==> flow/design.v <==
module Sort5 #(
    parameter DATA_WIDTH = 32
)(
    input iClk,
    input iReset_n,
    input iChipSelect_n,
    input iRead_n,
    input iWrite_n,
    input [3:0] iAddress,               
    input [DATA_WIDTH-1:0] iData,
    output reg [DATA_WIDTH-1:0] oData
);
    reg [DATA_WIDTH-1:0] in0, in1, in2, in3, in4;
    reg [DATA_WIDTH-1:0] sorted0, sorted1, sorted2, sorted3, sorted4;
    reg start;
    always @(posedge iClk or negedge iReset_n) begin
        if (!iReset_n) begin
            in0 <= 0; in1 <= 0; in2 <= 0; in3 <= 0; in4 <= 0;
            sorted0 <= 0; sorted1 <= 0; sorted2 <= 0; sorted3 <= 0; sorted4 <= 0;
            start <= 0;
        end else begin
            if (!iChipSelect_n && !iWrite_n) begin
                case (iAddress)
                    4'd0: in0 <= iData;
                    4'd1: in1 <= iData;
                    4'd2: in2 <= iData;
                    4'd3: in3 <= iData;
                    4'd4: in4 <= iData;
                    4'd5: start <= 1'b1;
                endcase
            end
            if (start) begin
                reg [DATA_WIDTH-1:0] t0, t1, t2, t3, t4;
                reg [DATA_WIDTH-1:0] tmp;
                t0 = in0;
                t1 = in1;
                t2 = in2;
                t3 = in3;
                t4 = in4;
                if (t0 > t1) begin tmp = t0; t0 = t1; t1 = tmp; end
                if (t1 > t2) begin tmp = t1; t1 = t2; t2 = tmp; end
                if (t2 > t3) begin tmp = t2; t2 = t3; t3 = tmp; end
                if (t3 > t4) begin tmp = t3; t3 = t4; t4 = tmp; end
                if (t0 > t1) begin tmp = t0; t0 = t1; t1 = tmp; end
                if (t1 > t2) begin tmp = t1; t1 = t2; t2 = tmp; end
                if (t2 > t3) begin tmp = t2; t2 = t3; t3 = tmp; end
                if (t0 > t1) begin tmp = t0; t0 = t1; t1 = tmp; end
                if (t1 > t2) begin tmp = t1; t1 = t2; t2 = tmp; end
                if (t0 > t1) begin tmp = t0; t0 = t1; t1 = tmp; end
                sorted0 <= t0;
                sorted1 <= t1;
                sorted2 <= t2;
                sorted3 <= t3;
                sorted4 <= t4;
                start <= 0;
            end
        end
    end
    always @(posedge iClk) begin
        if (!iChipSelect_n && !iRead_n) begin
            case (iAddress)
                4'd0: oData <= in0;
                4'd1: oData <= in1;
                4'd2: oData <= in2;
                4'd3: oData <= in3;
                4'd4: oData <= in4;
                4'd6: oData <= sorted0;
                4'd7: oData <= sorted1;
                4'd8: oData <= sorted2;
                4'd9: oData <= sorted3;
                4'd10: oData <= sorted4;
                default: oData <= 0;
            endcase
        end
    end
endmodule
[Step by step through the tools: Sort5]
The steps from the RTL of Sort5 to its reports follow in flow order.
Lines are those of the file above, counted from 1.
Cell names lack the library's common part.
Not given: n/a
Design
  top module: Sort5
  clock input: iClk
  library: sky130hd
  library corner: tt_025C_1v80

[After elaboration]
Counts by Yosys on the flattened word-level netlist (proc, flatten, opt, wreduce; memories kept). Register bits leave out memories and registers merged into their read ports (data or address). Print and check cells are left out. Cells with the same type and inputs are merged into one.
Cells by class
  reductions and logical operators: 11
  equal/unequal tests: 10
  magnitude comparators: 10
  mux-type cells: 39
Operators with widths (count)
  32-bit 2-to-1 mux: 35
  32-bit greater-than comparator: 10
  32-bit parallel mux with 10-bit select: 1
  4-bit by 3-bit == test with 1-bit output with constant B: 4
  4-bit == test with constant B: 3
  2-bit AND reduction: 5
  4-bit by 2-bit == test with 1-bit output with constant B: 2
  4-bit by 1-bit == test with 1-bit output with constant B: 1
  4-bit logical NOT: 1
  1-bit logical NOT: 3
  1-bit 2-to-1 mux: 3
  1-bit logical AND: 2
Storage and ports
  output and inout port bits: 32
  elaborated cells: 82
  register bits: 353

[Depth]
Depth = most cells in a row (Yosys ltp): at word level without a register or memory, in the mapped netlist without a sequential cell, where the memories' decode and read muxes count.
Logic depth
  word-level depth: 20
  ABC_AREA: 0
  depth in mapped cells: 105

[Netlist]
Yosys stat after the flow's synthesis: flattened, memories mapped to cells. It holds for the ABC_AREA given above (unset counts as 0); a run with the other value may have another netlist.
Totals and module areas in this step are rounded.
Mapped netlist
  synthesis area: 30000 sq um
  sequential part of the area: 9000 sq um
  cell count: 3264
  flip-flops: 353
Cells by type
  dfrtp_1: count 321, area in all 8.03E+03 sq um
  ha_1: count 313, area in all 3.92E+03 sq um
  mux2_2: count 278, area in all 3.13E+03 sq um
  mux2i_1: count 265, area in all 2.65E+03 sq um
  inv_1: count 368, area in all 1.38E+03 sq um
  a21oi_1: count 220, area in all 1.1E+03 sq um
  edfxtp_1: count 32, area in all 960.922 sq um
  nand2_1: count 234, area in all 878.342 sq um
  o21ai_0: count 165, area in all 825.792 sq um
  nor2_1: count 211, area in all 792.01 sq um
  a22oi_1: count 99, area in all 743.213 sq um
  nand4_1: count 89, area in all 556.784 sq um
  a21o_1: count 69, area in all 517.997 sq um
  clkbuf_1: count 113, area in all 424.157 sq um
  o221ai_1: count 47, area in all 411.645 sq um
  a221oi_1: count 35, area in all 306.544 sq um
  a22o_1: count 33, area in all 289.027 sq um
  nand3_1: count 46, area in all 230.221 sq um
Not listed: further types 62, cells in them 326.

[Worst setup path after synthesis]
Path of least setup slack by OpenSTA after synthesis, without wires, with an ideal clock, recovery checks aside; 20% of the period is set as input and as output delay. Where synthesis merged equal registers, the netlist keeps one of their names.
Path post-synthesis
  path type: register to register
  start point: register in0[7]
  end point: register sorted0[13]
  delay of the path: 19.149 ns
  library setup time: 0.126 ns
  stages: 99
  clock period: 20.0 ns
  path slack: 0.851 ns
  data arrival time: 19.023 ns
  synthesis period reached: 19.149 ns
"delay of the path" = arrival - input delay + setup time.
"stages" counts driving pins, that of a launching flip-flop among them; a cell with two outputs on the path counts twice.
"synthesis period reached" is the clock period less the worst setup slack; recovery checks do not enter. This is arithmetic on one report: input and output delays are still those of the set period (20% each).
Between the ends stands the longest chain of elaborated cells between them, by number of cells; it is not shown to be the way that was timed. Of several equally long chains one is given.
Each line given opens the expression or statement behind the cell; cells for indexed reads and writes are added by Yosys, which also makes memories of some case tables.
On the way, post-synthesis
  cell sequence: dfrtp_1 -> ha_1 -> a21oi_1 -> o21ai_0 -> a221oi_2 -> a31oi_1 -> o21ai_1 -> clkbuf_1 -> clkbuf_1 -> mux2_2 -> ha_1 -> nand4_1 -> or4_1 -> nor3_1 -> a31oi_1 -> nor2_2 -> clkbuf_1 -> buf_1 -> [63 not listed] -> ha_1 -> o21ai_0 -> nand2b_1 -> a21oi_1 -> nor2b_1 -> o21ai_0 -> nand2b_1 -> a21oi_1 -> nor2b_1 -> o21ai_0 -> o211ai_1 -> a21oi_1 -> a31oi_1 -> nand2b_1 -> buf_1 -> clkbuf_1 -> nor2_1 -> a221o_1
  cells in the longest elaborated chain: 20
  elaborated cells between the ends (all ways): 41
  RTL lines with such cells: 11
  those cells by class: compare (10); mux (31)
RTL lines, path post-synthesis
  from (decl): RTL line 13  | reg [DATA_WIDTH-1:0] in0, in1, in2, in3, in4;
  from (assign): RTL line 18  | in0 <= 0; in1 <= 0; in2 <= 0; in3 <= 0; in4 <= 0;
  from (assign): RTL line 24  | 4'd0: in0 <= iData;
  32-bit greater-than comparator: RTL line 40  | if (t0 > t1) begin tmp = t0; t0 = t1; t1 = tmp; end
  32-bit 2-to-1 mux: RTL line 40
  32-bit 2-to-1 mux: RTL line 32  | if (start) begin
  32-bit greater-than comparator: RTL line 41  | if (t1 > t2) begin tmp = t1; t1 = t2; t2 = tmp; end
  32-bit 2-to-1 mux: RTL line 41
  32-bit 2-to-1 mux: RTL line 32
  32-bit greater-than comparator: RTL line 44  | if (t0 > t1) begin tmp = t0; t0 = t1; t1 = tmp; end
  [6 not listed]
  32-bit 2-to-1 mux: RTL line 47  | if (t0 > t1) begin tmp = t0; t0 = t1; t1 = tmp; end
  32-bit 2-to-1 mux: RTL line 32
  32-bit greater-than comparator: RTL line 48  | if (t1 > t2) begin tmp = t1; t1 = t2; t2 = tmp; end
  32-bit 2-to-1 mux: RTL line 48
  32-bit 2-to-1 mux: RTL line 32
  32-bit greater-than comparator: RTL line 49  | if (t0 > t1) begin tmp = t0; t0 = t1; t1 = tmp; end
  32-bit 2-to-1 mux: RTL line 49
  to (assign): RTL line 19  | sorted0 <= 0; sorted1 <= 0; sorted2 <= 0; sorted3 <= 0; sorted4 <= 0;
  to (assign): RTL line 50  | sorted0 <= t0;
  to (decl): RTL line 14  | reg [DATA_WIDTH-1:0] sorted0, sorted1, sorted2, sorted3, sorted4;

[Worst path after layout]
From the final timing report of job 1: the path of least setup slack in the routed layout; clock arrival at registers is part of the times.
Path post-layout
  path type: register to register
  start point: register in1[15]
  end point: register sorted0[26]
  path slack: 0.70 ns
  clock period: 19.6 ns
  data arrival time: 19.32 ns
  stages: 90
  library setup time: 0.15 ns
Between the ends stands the longest chain of elaborated cells between them, by number of cells; it is not shown to be the way that was timed. Of several equally long chains one is given.
On the way, post-layout
  cell sequence: dfrtp_1 -> inv_1 -> ha_2 -> nand4_1 -> nor3_1 -> a21bo_2 -> a31oi_4 -> o21ai_4 -> buf_4 -> clkbuf_16 -> mux2_2 -> ha_1 -> nand4_2 -> or4_4 -> nor3_1 -> a31oi_1 -> or2_2 -> buf_12 -> [54 not listed] -> buf_4 -> buf_12 -> mux2i_1 -> ha_1 -> and4_1 -> a21oi_1 -> a21boi_0 -> o21ai_0 -> nand2b_1 -> a21oi_1 -> buf_4 -> o221ai_1 -> a21oi_1 -> a31oi_2 -> nand2_2 -> buf_4 -> buf_4 -> o221ai_1
  cells in the longest elaborated chain: 20
  elaborated cells between the ends (all ways): 41
  RTL lines with such cells: 11
  those cells by class: compare (10); mux (31)
RTL lines, path post-layout
  from (decl): RTL line 13  | reg [DATA_WIDTH-1:0] in0, in1, in2, in3, in4;
  from (assign): RTL line 18  | in0 <= 0; in1 <= 0; in2 <= 0; in3 <= 0; in4 <= 0;
  from (assign): RTL line 25  | 4'd1: in1 <= iData;
  32-bit greater-than comparator: RTL line 40  | if (t0 > t1) begin tmp = t0; t0 = t1; t1 = tmp; end
  32-bit 2-to-1 mux: RTL line 40
  32-bit 2-to-1 mux: RTL line 32  | if (start) begin
  32-bit greater-than comparator: RTL line 41  | if (t1 > t2) begin tmp = t1; t1 = t2; t2 = tmp; end
  32-bit 2-to-1 mux: RTL line 41
  32-bit 2-to-1 mux: RTL line 32
  32-bit greater-than comparator: RTL line 44  | if (t0 > t1) begin tmp = t0; t0 = t1; t1 = tmp; end
  [6 not listed]
  32-bit 2-to-1 mux: RTL line 47  | if (t0 > t1) begin tmp = t0; t0 = t1; t1 = tmp; end
  32-bit 2-to-1 mux: RTL line 32
  32-bit greater-than comparator: RTL line 48  | if (t1 > t2) begin tmp = t1; t1 = t2; t2 = tmp; end
  32-bit 2-to-1 mux: RTL line 48
  32-bit 2-to-1 mux: RTL line 32
  32-bit greater-than comparator: RTL line 49  | if (t0 > t1) begin tmp = t0; t0 = t1; t1 = tmp; end
  32-bit 2-to-1 mux: RTL line 49
  to (assign): RTL line 19  | sorted0 <= 0; sorted1 <= 0; sorted2 <= 0; sorted3 <= 0; sorted4 <= 0;
  to (assign): RTL line 50  | sorted0 <= t0;
  to (decl): RTL line 14  | reg [DATA_WIDTH-1:0] sorted0, sorted1, sorted2, sorted3, sorted4;

Appendix: measured runs

Module Sort5, platform sky130hd: 5 stored runs of the flow (Yosys, OpenROAD) with differing settings, in no particular order. Input and output delays are each 20% of the period that was set; the output load is 0.01 pF.
"period achieved" means the clock period less the worst setup slack. The figure is calculated, with input and output delays left at 20% of the set period.
"time on the worst setup path" is the time allowed to the run's worst setup path (the clock period less input and output delay, where it has them) less its slack. Clock arrival times count: a late capture clock shortens it, a late launch clock lengthens it.
Results are given in rounded form.

==> job 1: settings <==
{ "CORE_UTILIZATION": 40, "period_ns": 19.6, "CAP_MARGIN": 20, "CORE_MARGIN": 2, "SLEW_MARGIN": 20 }
==> job 1: results <==
synthesized cell area: 30000 sq um
area inside the die boundary: 76000 sq um
standard-cell area after layout: 37000 sq um
utilization after routing: 51%
setup slack of the critical path: 0.70 ns
total negative slack on setup checks: 0.000 ns
post-route worst hold slack: 0.49 ns
period achieved: 18.900 ns
time on the worst setup path: 18.90 ns
worst setup path kind: register to register

==> job 2: settings <==
{ "ABC_AREA": 0, "CAP_MARGIN": 35, "CELL_PAD_IN_SITES_DETAIL_PLACEMENT": 2, "CORE_UTILIZATION": 43, "CTS_CLUSTER_DIAMETER": 160, "CTS_CLUSTER_SIZE": 26, "PLACE_DENSITY_LB_ADDON": 0.27, "SETUP_SLACK_MARGIN": 2.32, "period_ns": 11.0, "CORE_MARGIN": 2, "SLEW_MARGIN": 20 }
==> job 2: results <==
not finished: placement ended with error DPL-0033

==> job 3: settings <==
{ "CORE_UTILIZATION": 33, "period_ns": 19.6, "CAP_MARGIN": 20, "CORE_MARGIN": 2, "SLEW_MARGIN": 20 }
==> job 3: results <==
synthesized cell area: 30000 sq um
area inside the die boundary: 92000 sq um
standard-cell area after layout: 38000 sq um
utilization after routing: 43%
setup slack of the critical path: 0.80 ns
total negative slack on setup checks: 0.000 ns
post-route worst hold slack: 0.50 ns
period achieved: 18.802 ns
time on the worst setup path: 18.80 ns
worst setup path kind: register to register

==> job 4: settings <==
{ "ABC_AREA": 0, "CAP_MARGIN": 25, "CORE_UTILIZATION": 43, "GPL_TIMING_DRIVEN": 1, "MAX_ROUTING_LAYER": "met5", "PLACE_DENSITY_LB_ADDON": 0.23, "period_ns": 20.2, "CORE_MARGIN": 2, "SLEW_MARGIN": 20 }
==> job 4: results <==
synthesized cell area: 30000 sq um
area inside the die boundary: 71000 sq um
standard-cell area after layout: 36000 sq um
utilization after routing: 53%
setup slack of the critical path: 0.74 ns
total negative slack on setup checks: 0.000 ns
post-route worst hold slack: 0.49 ns
period achieved: 19.461 ns
time on the worst setup path: 19.46 ns
worst setup path kind: register to register

==> job 5: settings <==
{ "ABC_AREA": 1, "CAP_MARGIN": 35, "CORE_UTILIZATION": 17, "CTS_CLUSTER_DIAMETER": 168, "CTS_CLUSTER_SIZE": 36, "PLACE_DENSITY_LB_ADDON": 0.05, "SETUP_SLACK_MARGIN": 4.88, "SLEW_MARGIN": 0, "period_ns": 20.0, "CORE_MARGIN": 2 }
==> job 5: results <==
synthesized cell area: 29000 sq um
area inside the die boundary: 180000 sq um
standard-cell area after layout: 38000 sq um
utilization after routing: 22%
setup slack of the critical path: 5.4 ns
total negative slack on setup checks: 0.000 ns
post-route worst hold slack: 0.50 ns
period achieved: 14.565 ns
time on the worst setup path: 14.57 ns
worst setup path kind: register to register
